==> flow/design.v <==
module MAC(
	clk,
	rst_n,
	in_valid,
	in_mode,
	in_act,
	in_wgt,
	out_act_idx,
	out_wgt_idx,
	out_idx,
    out_valid,
	out_data,
	out_finish
);
input clk, rst_n, in_valid, in_mode;
input [0:7][3:0] in_act;
input [0:8][3:0] in_wgt;
output logic [3:0] out_act_idx, out_wgt_idx, out_idx;
output logic out_valid, out_finish;
output logic [0:7][11:0] out_data;
logic cs, ns;
logic mode;
logic [3:0] cnt_reg, cnt, cnt_nxt;
logic [0:7][0:7][3:0] in;  
logic [0:9][0:9][3:0] act;  
logic [0:8][3:0] wgt;
logic [0:7][0:8][3:0] a;
logic [0:8][3:0] w;
logic [0:7][11:0] d;
logic [0:7][11:0] data;
logic [2:0] out_cnt;  
logic out_valid_nxt;
always @(*) begin
	case (cs)
	0: ns = (in_valid)? 1 : cs;
	1: ns = (out_finish)? 0 : cs;
	endcase
end
always @(posedge clk or negedge rst_n) begin
	if (~rst_n) begin
		cs <= 0;
	end else begin
		cs <= ns;
	end
end
always @(posedge clk or negedge rst_n) begin
	if (~rst_n) begin
		mode <= 0;
	end else if (in_valid) begin  
		mode <= in_mode;
	end	else begin  
		mode <= mode;
	end
end
assign out_act_idx = cnt;
assign out_wgt_idx = cnt + 1;
always @(*) begin
	if (in_valid) begin
		cnt_nxt = 0;
	end else if (cnt == 15) begin 
		cnt_nxt = 0;
	end else begin
		cnt_nxt = cnt + 1;
	end
end
always @(posedge clk or negedge rst_n) begin
	if (!rst_n) begin
		cnt <= 0;
		cnt_reg <= 0;
	end
	else begin
		cnt <= cnt_nxt;
		cnt_reg <= cnt;
	end
end
genvar i;
genvar j;
generate
	for (i = 0; i < 8; i = i + 1) begin  
		for (j = 0; j < 8; j = j + 1) begin  
			always @(posedge clk or negedge rst_n) begin
				if (~rst_n) begin
					in[i][j] <= 0;
				end else if (i == out_act_idx) begin  
					in[i][j] <= in_act[j];
				end else begin
					in[i][j] <= in[i][j];  
				end
			end
		end
	end
endgenerate
generate
	for(i = 0;i<10; i = i+1)begin
		assign act[0][i] = 0;
		assign act[9][i] = 0;
		assign act[i][0] = 0;
		assign act[i][9] = 0;
	end
	for (i = 1; i < 9; i = i + 1) begin
		for (j = 1; j < 9; j = j + 1) begin
			assign act[i][j] = in[i-1][j-1]; 
		end
	end
endgenerate
generate
	for (i = 0; i < 9; i = i + 1) begin  
		always @(posedge clk or negedge rst_n) begin  
			if (~rst_n) begin
				wgt[i] <= 0;
			end else begin
				wgt[i] <= in_wgt[i];
			end
		end
	end
endgenerate
always @(*) begin
	if (mode) begin  
		case (cnt - 2)  
		0:begin  
			for (integer n = 0; n < 8; n = n + 1) begin
				a[n][0] = act[0][n];
				a[n][1] = act[0][n + 1];
				a[n][2] = act[0][n + 2];
				a[n][3] = act[1][n];
				a[n][4] = act[1][n + 1];
				a[n][5] = act[1][n + 2];
				a[n][6] = act[2][n];
				a[n][7] = act[2][n + 1];
				a[n][8] = act[2][n + 2];
			end
		end
		1:begin  
			for (integer n = 0; n < 8; n = n + 1) begin
				a[n][0] = act[1][n];
				a[n][1] = act[1][n + 1];
				a[n][2] = act[1][n + 2];
				a[n][3] = act[2][n];
				a[n][4] = act[2][n + 1];
				a[n][5] = act[2][n + 2];
				a[n][6] = act[3][n];
				a[n][7] = act[3][n + 1];
				a[n][8] = act[3][n + 2];
			end
		end
		2:begin  
			for (integer n = 0; n < 8; n = n + 1) begin
				a[n][0] = act[2][n];
				a[n][1] = act[2][n + 1];
				a[n][2] = act[2][n + 2];
				a[n][3] = act[3][n];
				a[n][4] = act[3][n + 1];
				a[n][5] = act[3][n + 2];
				a[n][6] = act[4][n];
				a[n][7] = act[4][n + 1];
				a[n][8] = act[4][n + 2];
			end
		end
		3:begin  
			for (integer n = 0; n < 8; n = n + 1) begin
				a[n][0] = act[3][n];
				a[n][1] = act[3][n + 1];
				a[n][2] = act[3][n + 2];
				a[n][3] = act[4][n];
				a[n][4] = act[4][n + 1];
				a[n][5] = act[4][n + 2];
				a[n][6] = act[5][n];
				a[n][7] = act[5][n + 1];
				a[n][8] = act[5][n + 2];
			end
		end
		4:begin  
			for (integer n = 0; n < 8; n = n + 1) begin
				a[n][0] = act[4][n];
				a[n][1] = act[4][n + 1];
				a[n][2] = act[4][n + 2];
				a[n][3] = act[5][n];
				a[n][4] = act[5][n + 1];
				a[n][5] = act[5][n + 2];
				a[n][6] = act[6][n];
				a[n][7] = act[6][n + 1];
				a[n][8] = act[6][n + 2];
			end
		end
		5:begin  
			for (integer n = 0; n < 8; n = n + 1) begin
				a[n][0] = act[5][n];
				a[n][1] = act[5][n + 1];
				a[n][2] = act[5][n + 2];
				a[n][3] = act[6][n];
				a[n][4] = act[6][n + 1];
				a[n][5] = act[6][n + 2];
				a[n][6] = act[7][n];
				a[n][7] = act[7][n + 1];
				a[n][8] = act[7][n + 2];
			end
		end
		6:begin  
			for (integer n = 0; n < 8; n = n + 1) begin
				a[n][0] = act[6][n];
				a[n][1] = act[6][n + 1];
				a[n][2] = act[6][n + 2];
				a[n][3] = act[7][n];
				a[n][4] = act[7][n + 1];
				a[n][5] = act[7][n + 2];
				a[n][6] = act[8][n];
				a[n][7] = act[8][n + 1];
				a[n][8] = act[8][n + 2];
			end
		end
		7:begin  
			for (integer n = 0; n < 8; n = n + 1) begin
				a[n][0] = act[7][n];
				a[n][1] = act[7][n + 1];
				a[n][2] = act[7][n + 2];
				a[n][3] = act[8][n];
				a[n][4] = act[8][n + 1];
				a[n][5] = act[8][n + 2];
				a[n][6] = act[9][n];
				a[n][7] = act[9][n + 1];
				a[n][8] = act[9][n + 2];
			end
		end
		default:begin  
			for (integer n = 0; n < 8; n = n + 1) begin
				for (integer m = 0; m < 9; m = m + 1) begin
					a[n][m] = 0;
				end
			end
		end
		endcase
	end else begin  
		for (integer n = 0; n < 8; n = n + 1) begin
			for (integer m = 0; m < 9; m = m + 1) begin
				a[n][m] = act [n + 1][m + 1];
			end
		end
	end
end
generate
	for (i = 0; i < 9; i = i + 1) begin
		always @(*) begin
			w[i] = wgt[i];  
			if (~mode) begin  
				if (i == 8) begin
					w[i] = 0;
				end
			end
		end
	end
endgenerate
genvar n;
generate
	for (n = 0; n < 8; n = n + 1) begin  
		always @(*) begin
			data[n] =  a[n][0]*w[0] + a[n][1]*w[1] + a[n][2]*w[2] + a[n][3]*w[3] + a[n][4]*w[4] + a[n][5]*w[5] + a[n][6]*w[6] + a[n][7]*w[7] + a[n][8]*w[8];
		end
	end
endgenerate
generate
	for (i = 0; i < 8; i = i + 1) begin
		always @(posedge clk or negedge rst_n) begin
			if (~rst_n) begin  
				out_data[i] <= 0;
			end else begin  
				out_data[i] <= data[i];
			end
		end
	end
endgenerate
assign out_cnt = (mode)? (cnt - 2) : (cnt - 8);  
always @(*) begin
	out_valid_nxt = 0;
	if (in_valid) begin
		out_valid_nxt = 0;
	end else if (mode && cs) begin  
		out_valid_nxt = ((cnt >= 2) && (cnt <= 9));
	end else if (~mode && cs) begin  
		out_valid_nxt = ((cnt >= 8) && (cnt <= 15));
	end
end
always @(posedge clk or negedge rst_n) begin
	if (~rst_n) begin  
		out_valid <= 0;
	end else begin 
		out_valid <= out_valid_nxt;
	end 
end
always @(posedge clk or negedge rst_n) begin
	if (~rst_n) begin
		out_idx[2:0] <= 0;
	end else begin
		out_idx[2:0] <= out_cnt;  
	end
end
always @(posedge clk or negedge rst_n) begin
	if (~rst_n) begin
		out_idx[3] <= 0;
	end else begin
		out_idx[3] <= ~mode;  
	end
end
always @(posedge clk or negedge rst_n) begin
	if (~rst_n) begin
		out_finish <= 0;
	end else begin
		out_finish <= out_valid && (out_cnt == 7);  
	end
end
endmodule
Tool chain data of MAC:

What the tools print for MAC, step after step.
Lines are those of the file above, counted from 1.
A cell with n/a has no value.

* top module: MAC
* clock port: clk
* library: sky130hd
* library corner: tt_025C_1v80

Word-level counts:

Counts by Yosys on the flattened word-level netlist (proc, flatten, opt, wreduce; memories kept). Register bits leave out memories and registers merged into their read ports (data or address); mux counts leave out enables and synchronous resets folded into registers. Print and check cells are left out. Cells with the same type and inputs are merged into one.

* shift operators: 0
* equal/unequal tests: 16
* muxes and demuxes: 105
* magnitude comparators: 4
* add/subtract/negate cells: 66
* reduce/logical cells: 7
* bitwise logic cells: 2
* multiply operators: 71
* div/mod/pow operators: 0

Operators by type and width (number)
* 4-bit by 4-bit multiplier with 8-bit output: 71
* 4-bit parallel mux with 7-bit select: 16
* 12-bit by 8-bit adder with 12-bit output: 31
* 4-bit two-way mux: 74
* 4-bit parallel mux with 8-bit select: 8
* 32-bit by 3-bit equality test with 1-bit output with constant B: 4
* 11-bit by 8-bit adder with 12-bit output: 8
* 10-bit by 8-bit adder with 11-bit output: 8
* 9-bit by 8-bit adder with 10-bit output: 8
* 8-bit by 8-bit adder with 9-bit output: 8
* 32-bit by 2-bit equality test with 1-bit output with constant B: 2
* 32-bit by 1-bit equality test with 1-bit output with constant B: 1
* 32-bit logical NOT: 1
* 3-bit by 4-bit equality test with 1-bit output with constant A: 4
* 2-bit by 4-bit equality test with 1-bit output with constant A: 2
* 4-bit <= comparator with constant B: 2
* 1-bit logical AND: 5
* 4-bit by 2-bit subtractor with 5-bit output with constant B: 1
* 1-bit two-way mux: 5
* 1-bit by 4-bit equality test with 1-bit output with constant A: 1
* 4-bit by 1-bit adder with 4-bit output with constant B: 1
* 4-bit by 2-bit >= comparator with 1-bit output with constant B: 1
* 4-bit >= comparator with constant B: 1
* 4-bit equality test with constant B: 1
* 4-bit logical NOT: 1
* 3-bit by 1-bit subtractor with 3-bit output with constant B: 1
* 3-bit equality test with constant B: 1
* 3-bit two-way mux: 1

Other operator kinds: 2; their cells: 3.

* bits in latches: 0
* input port bits: 72
* output and inout bits: 110
* word-level cells: 359
* word width x clocked read ports: 0
* memory bits (read-only): 0
* RAM bits: 0
* memories: 0
* register bits: 400

Longest topological paths:

Yosys ltp: most cells in a row. Word level: on the elaborated netlist, between registers, memories and ports. Mapped: between sequential cells and ports; inverters and the memories' decode and read muxes count.

* depth in word-level cells: 13
* ABC_AREA: 0
* gate-level depth with buffers: 35
* depth with buffers taken out: 29

Netlist:

The flow's flattened synthesis, as Yosys stat reports it; memories are mapped. The netlist is that of the ABC_AREA named above (0 if unset); the other value can give another one.
The area totals of this step are shown rounded.

* buffers: 402
* sequential part of the area: 0.01 sq mm
* chip area (Yosys): 0.062 sq mm
* standard cells after synthesis: 6408
* flip-flop cells: 400

Cells by type
* sky130_fd_sc_hd__fa_1: number 999, area in all 2E+04 sq um
* sky130_fd_sc_hd__dfrtp_1: number 400, area in all 10009.6 sq um
* sky130_fd_sc_hd__ha_1: number 594, area in all 7.43E+03 sq um
* sky130_fd_sc_hd__inv_1: number 1279, area in all 4.8E+03 sq um
* sky130_fd_sc_hd__mux2_2: number 256, area in all 2.88E+03 sq um
* sky130_fd_sc_hd__and3_1: number 310, area in all 1939.36 sq um
* sky130_fd_sc_hd__nor3b_1: number 256, area in all 1.92E+03 sq um
* sky130_fd_sc_hd__o21ai_0: number 279, area in all 1.4E+03 sq um
* sky130_fd_sc_hd__nand3_1: number 240, area in all 1.2E+03 sq um
* sky130_fd_sc_hd__nand2_1: number 283, area in all 1.06E+03 sq um
* sky130_fd_sc_hd__nor2_1: number 279, area in all 1.05E+03 sq um
* sky130_fd_sc_hd__a22oi_1: number 116, area in all 870.835 sq um
* sky130_fd_sc_hd__clkbuf_1: number 226, area in all 848.314 sq um
* sky130_fd_sc_hd__or2_2: number 115, area in all 719.44 sq um
* sky130_fd_sc_hd__or3b_2: number 64, area in all 560.538 sq um
* sky130_fd_sc_hd__buf_2: number 101, area in all 505.485 sq um
* sky130_fd_sc_hd__and2_1: number 70, area in all 437.92 sq um
* sky130_fd_sc_hd__a222oi_1: number 38, area in all 380.365 sq um

Not listed: further types 53, cells in them 503.

Path before layout:

Source: OpenSTA report_checks on the synthesized netlist (no wires, ideal clock, input and output delay 20% of the period each), path of least setup slack; recovery checks are left aside. Register names are those of the netlist, which keeps one name where synthesis merged equal registers.

* path kind: reg2reg
* start point: register cnt[1]
* end point: register out_data
* required time: 8.296 ns
* time at the first pin: 0.000 ns
* period: 8.4 ns
* path delay: 8.147 ns
* path slack: 0.253 ns
* library setup time: 0.104 ns
* driving pins on the path: 35
* path buffers: 6
* arrival time: 8.043 ns
* synthesis period reached: 8.147 ns

"path delay" is the arrival time less input delay plus setup time.
"driving pins on the path" counts driving pins, that of a launching flip-flop among them; a cell with two outputs on the path counts twice.
"synthesis period reached" is the clock period less the worst setup slack; recovery checks do not enter. This is arithmetic on one report: input and output delays are still those of the set period (20% each).
Where an end lacks its bit number, it is one bit of the signal, or one of the new flip-flops if synthesis recoded a state register.
The rows between start and end are the longest chain of elaborated cells between them; the timing report does not say that the signal goes this way. Where chains are equally long, one stands for them.
A line is the first line of the expression or statement that the cell stems from. Yosys adds cells for indexed reads and writes and turns some case tables into memories.

* path through: sky130_fd_sc_hd__dfrtp_1 -> sky130_fd_sc_hd__inv_1 -> sky130_fd_sc_hd__ha_1 -> sky130_fd_sc_hd__ha_1 -> sky130_fd_sc_hd__and3b_1 -> sky130_fd_sc_hd__buf_2 -> sky130_fd_sc_hd__and2_1 -> sky130_fd_sc_hd__buf_2 -> sky130_fd_sc_hd__buf_6 -> sky130_fd_sc_hd__buf_6 -> sky130_fd_sc_hd__buf_2 -> sky130_fd_sc_hd__a22oi_1 -> sky130_fd_sc_hd__and3_1 -> sky130_fd_sc_hd__buf_2 -> sky130_fd_sc_hd__o21ai_0 -> sky130_fd_sc_hd__fa_1 -> sky130_fd_sc_hd__inv_1 -> sky130_fd_sc_hd__fa_1 -> sky130_fd_sc_hd__inv_1 -> sky130_fd_sc_hd__fa_1 -> sky130_fd_sc_hd__fa_1 -> sky130_fd_sc_hd__inv_1 -> sky130_fd_sc_hd__fa_1 -> sky130_fd_sc_hd__fa_1 -> sky130_fd_sc_hd__fa_1 -> sky130_fd_sc_hd__inv_1 -> sky130_fd_sc_hd__ha_1 -> sky130_fd_sc_hd__ha_1 -> sky130_fd_sc_hd__inv_1 -> sky130_fd_sc_hd__fa_1 -> sky130_fd_sc_hd__nor2b_1 -> sky130_fd_sc_hd__o21ai_0 -> sky130_fd_sc_hd__a21oi_1 -> sky130_fd_sc_hd__o21ai_0 -> sky130_fd_sc_hd__a221oi_1
* length of the longest elaborated chain: 13
* elaborated cells between the ends (all ways): 44
* those cells by class: add/sub (9); mul (9); eq/ne (7); mux (18); reduce/logical (1)

Ends and longest elaborated chain, post-synthesis
* start, declared: line 23 `logic [3:0] cnt_reg, cnt, cnt_nxt;`
* start, assigned: line 68 `cnt <= 0;`
* start, assigned: line 72 `cnt <= cnt_nxt;`
* 4-bit by 2-bit subtractor with 5-bit output: line 119 `case (cnt - 2)`
* 32-bit by 3-bit equality test with 1-bit output: line 119
* 4-bit parallel mux with 7-bit select: line 119
* 4-bit two-way mux: line 118 `if (mode) begin`
* 4-bit by 4-bit multiplier with 8-bit output: line 256 `data[n] = a[n][0]*w[0] + a[n][1]*w[1] + a[n][2]*w[2] + a[n][3]*w[3] + a[n][4]*w[4] + a[n][5]*w[5] + a[n][6]*w[ ...`
* 8-bit by 8-bit adder with 9-bit output: line 256
* 9-bit by 8-bit adder with 10-bit output: line 256
* 10-bit by 8-bit adder with 11-bit output: line 256
* 11-bit by 8-bit adder with 12-bit output: line 256
* 12-bit by 8-bit adder with 12-bit output x4: line 256
* end, assigned: line 264 `out_data[i] <= 0;`
* end, assigned: line 266 `out_data[i] <= data[i];`
* end, declared: line 20 `output logic [0:7][11:0] out_data;`

Timing after layout:

Path of least setup slack in the final report of run B (OpenROAD, finished layout, wires in). Where an end is a register, its clock arrival counts in the times.

* path kind: reg2reg
* start point: register cnt[1]
* end point: register out_data
* required time: 15.44 ns
* arrival time: 11.22 ns
* path slack: 4.22 ns
* path buffers: 2
* time at the first pin: 0.82 ns
* period: 14.8 ns
* library setup time: 0.10 ns
* driving pins on the path: 30

Where an end lacks its bit number, it is one bit of the signal, or one of the new flip-flops if synthesis recoded a state register.
The rows between start and end are the longest chain of elaborated cells between them; the timing report does not say that the signal goes this way. Where chains are equally long, one stands for them.

* path through: sky130_fd_sc_hd__dfrtp_1 -> sky130_fd_sc_hd__inv_1 -> sky130_fd_sc_hd__ha_1 -> sky130_fd_sc_hd__ha_1 -> sky130_fd_sc_hd__and3b_1 -> sky130_fd_sc_hd__buf_4 -> sky130_fd_sc_hd__and2_4 -> sky130_fd_sc_hd__buf_4 -> sky130_fd_sc_hd__a222oi_1 -> sky130_fd_sc_hd__and3_1 -> sky130_fd_sc_hd__or2_2 -> sky130_fd_sc_hd__fa_1 -> sky130_fd_sc_hd__fa_1 -> sky130_fd_sc_hd__fa_1 -> sky130_fd_sc_hd__inv_1 -> sky130_fd_sc_hd__fa_1 -> sky130_fd_sc_hd__inv_1 -> sky130_fd_sc_hd__fa_1 -> sky130_fd_sc_hd__fa_1 -> sky130_fd_sc_hd__fa_1 -> sky130_fd_sc_hd__inv_1 -> sky130_fd_sc_hd__ha_1 -> sky130_fd_sc_hd__ha_1 -> sky130_fd_sc_hd__inv_1 -> sky130_fd_sc_hd__fa_1 -> sky130_fd_sc_hd__nor2b_1 -> sky130_fd_sc_hd__o21ai_0 -> sky130_fd_sc_hd__a21oi_1 -> sky130_fd_sc_hd__o21ai_0 -> sky130_fd_sc_hd__a221oi_1
* length of the longest elaborated chain: 13
* elaborated cells between the ends (all ways): 44
* those cells by class: add/sub (9); mul (9); eq/ne (7); mux (18); reduce/logical (1)

Ends and longest elaborated chain, post-layout
* start, declared: line 23 `logic [3:0] cnt_reg, cnt, cnt_nxt;`
* start, assigned: line 68 `cnt <= 0;`
* start, assigned: line 72 `cnt <= cnt_nxt;`
* 4-bit by 2-bit subtractor with 5-bit output: line 119 `case (cnt - 2)`
* 32-bit by 3-bit equality test with 1-bit output: line 119
* 4-bit parallel mux with 7-bit select: line 119
* 4-bit two-way mux: line 118 `if (mode) begin`
* 4-bit by 4-bit multiplier with 8-bit output: line 256 `data[n] = a[n][0]*w[0] + a[n][1]*w[1] + a[n][2]*w[2] + a[n][3]*w[3] + a[n][4]*w[4] + a[n][5]*w[5] + a[n][6]*w[ ...`
* 8-bit by 8-bit adder with 9-bit output: line 256
* 9-bit by 8-bit adder with 10-bit output: line 256
* 10-bit by 8-bit adder with 11-bit output: line 256
* 11-bit by 8-bit adder with 12-bit output: line 256
* 12-bit by 8-bit adder with 12-bit output x4: line 256
* end, assigned: line 264 `out_data[i] <= 0;`
* end, assigned: line 266 `out_data[i] <= data[i];`
* end, declared: line 20 `output logic [0:7][11:0] out_data;`

Design MAC on sky130hd. What follows are 6 stored runs of the flow, each under its own settings; their order means nothing. The constraints put input and output delay at 20% of the set period each and load the outputs with 0.01 pF.
"clock period reached": clock period set for the run, less the worst setup slack. It is reckoned from that one timing run; input and output delays stay at 20% of the period that was set.
"time on the worst setup path" is the time allowed to the run's worst setup path (the clock period less input and output delay, where it has them) less its slack. Clock arrival times count: a late capture clock shortens it, a late launch clock lengthens it.
Values from the reports are rounded here.

### Run A

Settings: `ABC_AREA=1`, `CORE_MARGIN=5`, `CORE_UTILIZATION=48`, `CTS_CLUSTER_DIAMETER=196`, `GPL_ROUTABILITY_DRIVEN=0`, `HOLD_SLACK_MARGIN=0.19`, `MIN_ROUTING_LAYER=met2`, `PLACE_DENSITY_LB_ADDON=0.08`, `TNS_END_PERCENT=70`, `period_ns=8.4`, `CAP_MARGIN=20`, `SLEW_MARGIN=20`

Unfinished; error GRT-0116 in routing.

### Run B

Settings: `CAP_MARGIN=10`, `CELL_PAD_IN_SITES_GLOBAL_PLACEMENT=0`, `CORE_ASPECT_RATIO=0.73`, `CORE_UTILIZATION=20`, `GPL_TIMING_DRIVEN=1`, `PLACE_DENSITY_LB_ADDON=0.0`, `SETUP_SLACK_MARGIN=1.77`, `TNS_END_PERCENT=30`, `period_ns=14.8`, `CORE_MARGIN=2`, `SLEW_MARGIN=20`

- Post-route setup TNS: 0.000 ns
- Die outline area: 0.31 sq mm
- Worst setup slack after layout: 4.2 ns
- Utilization: 0.23
- Clock period reached: 10.577 ns
- Final worst hold slack: 0.47 ns
- Time on the worst setup path: 10.58 ns
- Class of the worst setup path: reg2reg
- Synthesis area: 0.062 sq mm

### Run C

Settings: `CORE_UTILIZATION=48`, `period_ns=8.33`, `CAP_MARGIN=20`, `CORE_MARGIN=2`, `SLEW_MARGIN=20`

- Post-route setup TNS: 0.000 ns
- Time on the worst setup path: 8.15 ns
- Class of the worst setup path: reg2reg
- Die outline area: 0.13 sq mm
- Worst setup slack after layout: 0.18 ns
- Clock period reached: 8.145 ns
- Synthesis area: 0.062 sq mm
- Utilization: 0.56
- Final worst hold slack: 0.46 ns

### Run D

Settings: `ABC_AREA=1`, `CELL_PAD_IN_SITES_DETAIL_PLACEMENT=2`, `CORE_ASPECT_RATIO=0.67`, `CORE_MARGIN=2`, `CORE_UTILIZATION=68`, `GPL_TIMING_DRIVEN=0`, `HOLD_SLACK_MARGIN=0.07`, `PLACE_DENSITY_LB_ADDON=0.1`, `SETUP_SLACK_MARGIN=1.51`, `period_ns=6.35`, `CAP_MARGIN=20`, `SLEW_MARGIN=20`

Unfinished; tool error in placement.

### Run E

Settings: `period_ns=8.4`, `CAP_MARGIN=20`, `CORE_MARGIN=2`, `CORE_UTILIZATION=40`, `SLEW_MARGIN=20`

- Synthesis area: 0.062 sq mm
- Clock period reached: 8.235 ns
- Final worst hold slack: 0.46 ns
- Post-route setup TNS: 0.000 ns
- Utilization: 0.46
- Time on the worst setup path: 8.24 ns
- Class of the worst setup path: reg2reg
- Die outline area: 0.16 sq mm
- Worst setup slack after layout: 0.16 ns

### Run F

Settings: `CELL_PAD_IN_SITES_DETAIL_PLACEMENT=0`, `CELL_PAD_IN_SITES_GLOBAL_PLACEMENT=2`, `CORE_MARGIN=8`, `CORE_UTILIZATION=51`, `CTS_CLUSTER_DIAMETER=20`, `PLACE_DENSITY_LB_ADDON=0.03`, `SETUP_SLACK_MARGIN=1.0`, `SLEW_MARGIN=30`, `period_ns=8.31`, `CAP_MARGIN=20`

- Final worst hold slack: 0.49 ns
- Post-route setup TNS: 0.000 ns
- Time on the worst setup path: 8.15 ns
- Class of the worst setup path: reg2reg
- Die outline area: 0.13 sq mm
- Utilization: 0.64
- Synthesis area: 0.062 sq mm
- Worst setup slack after layout: 0.16 ns
- Clock period reached: 8.146 ns
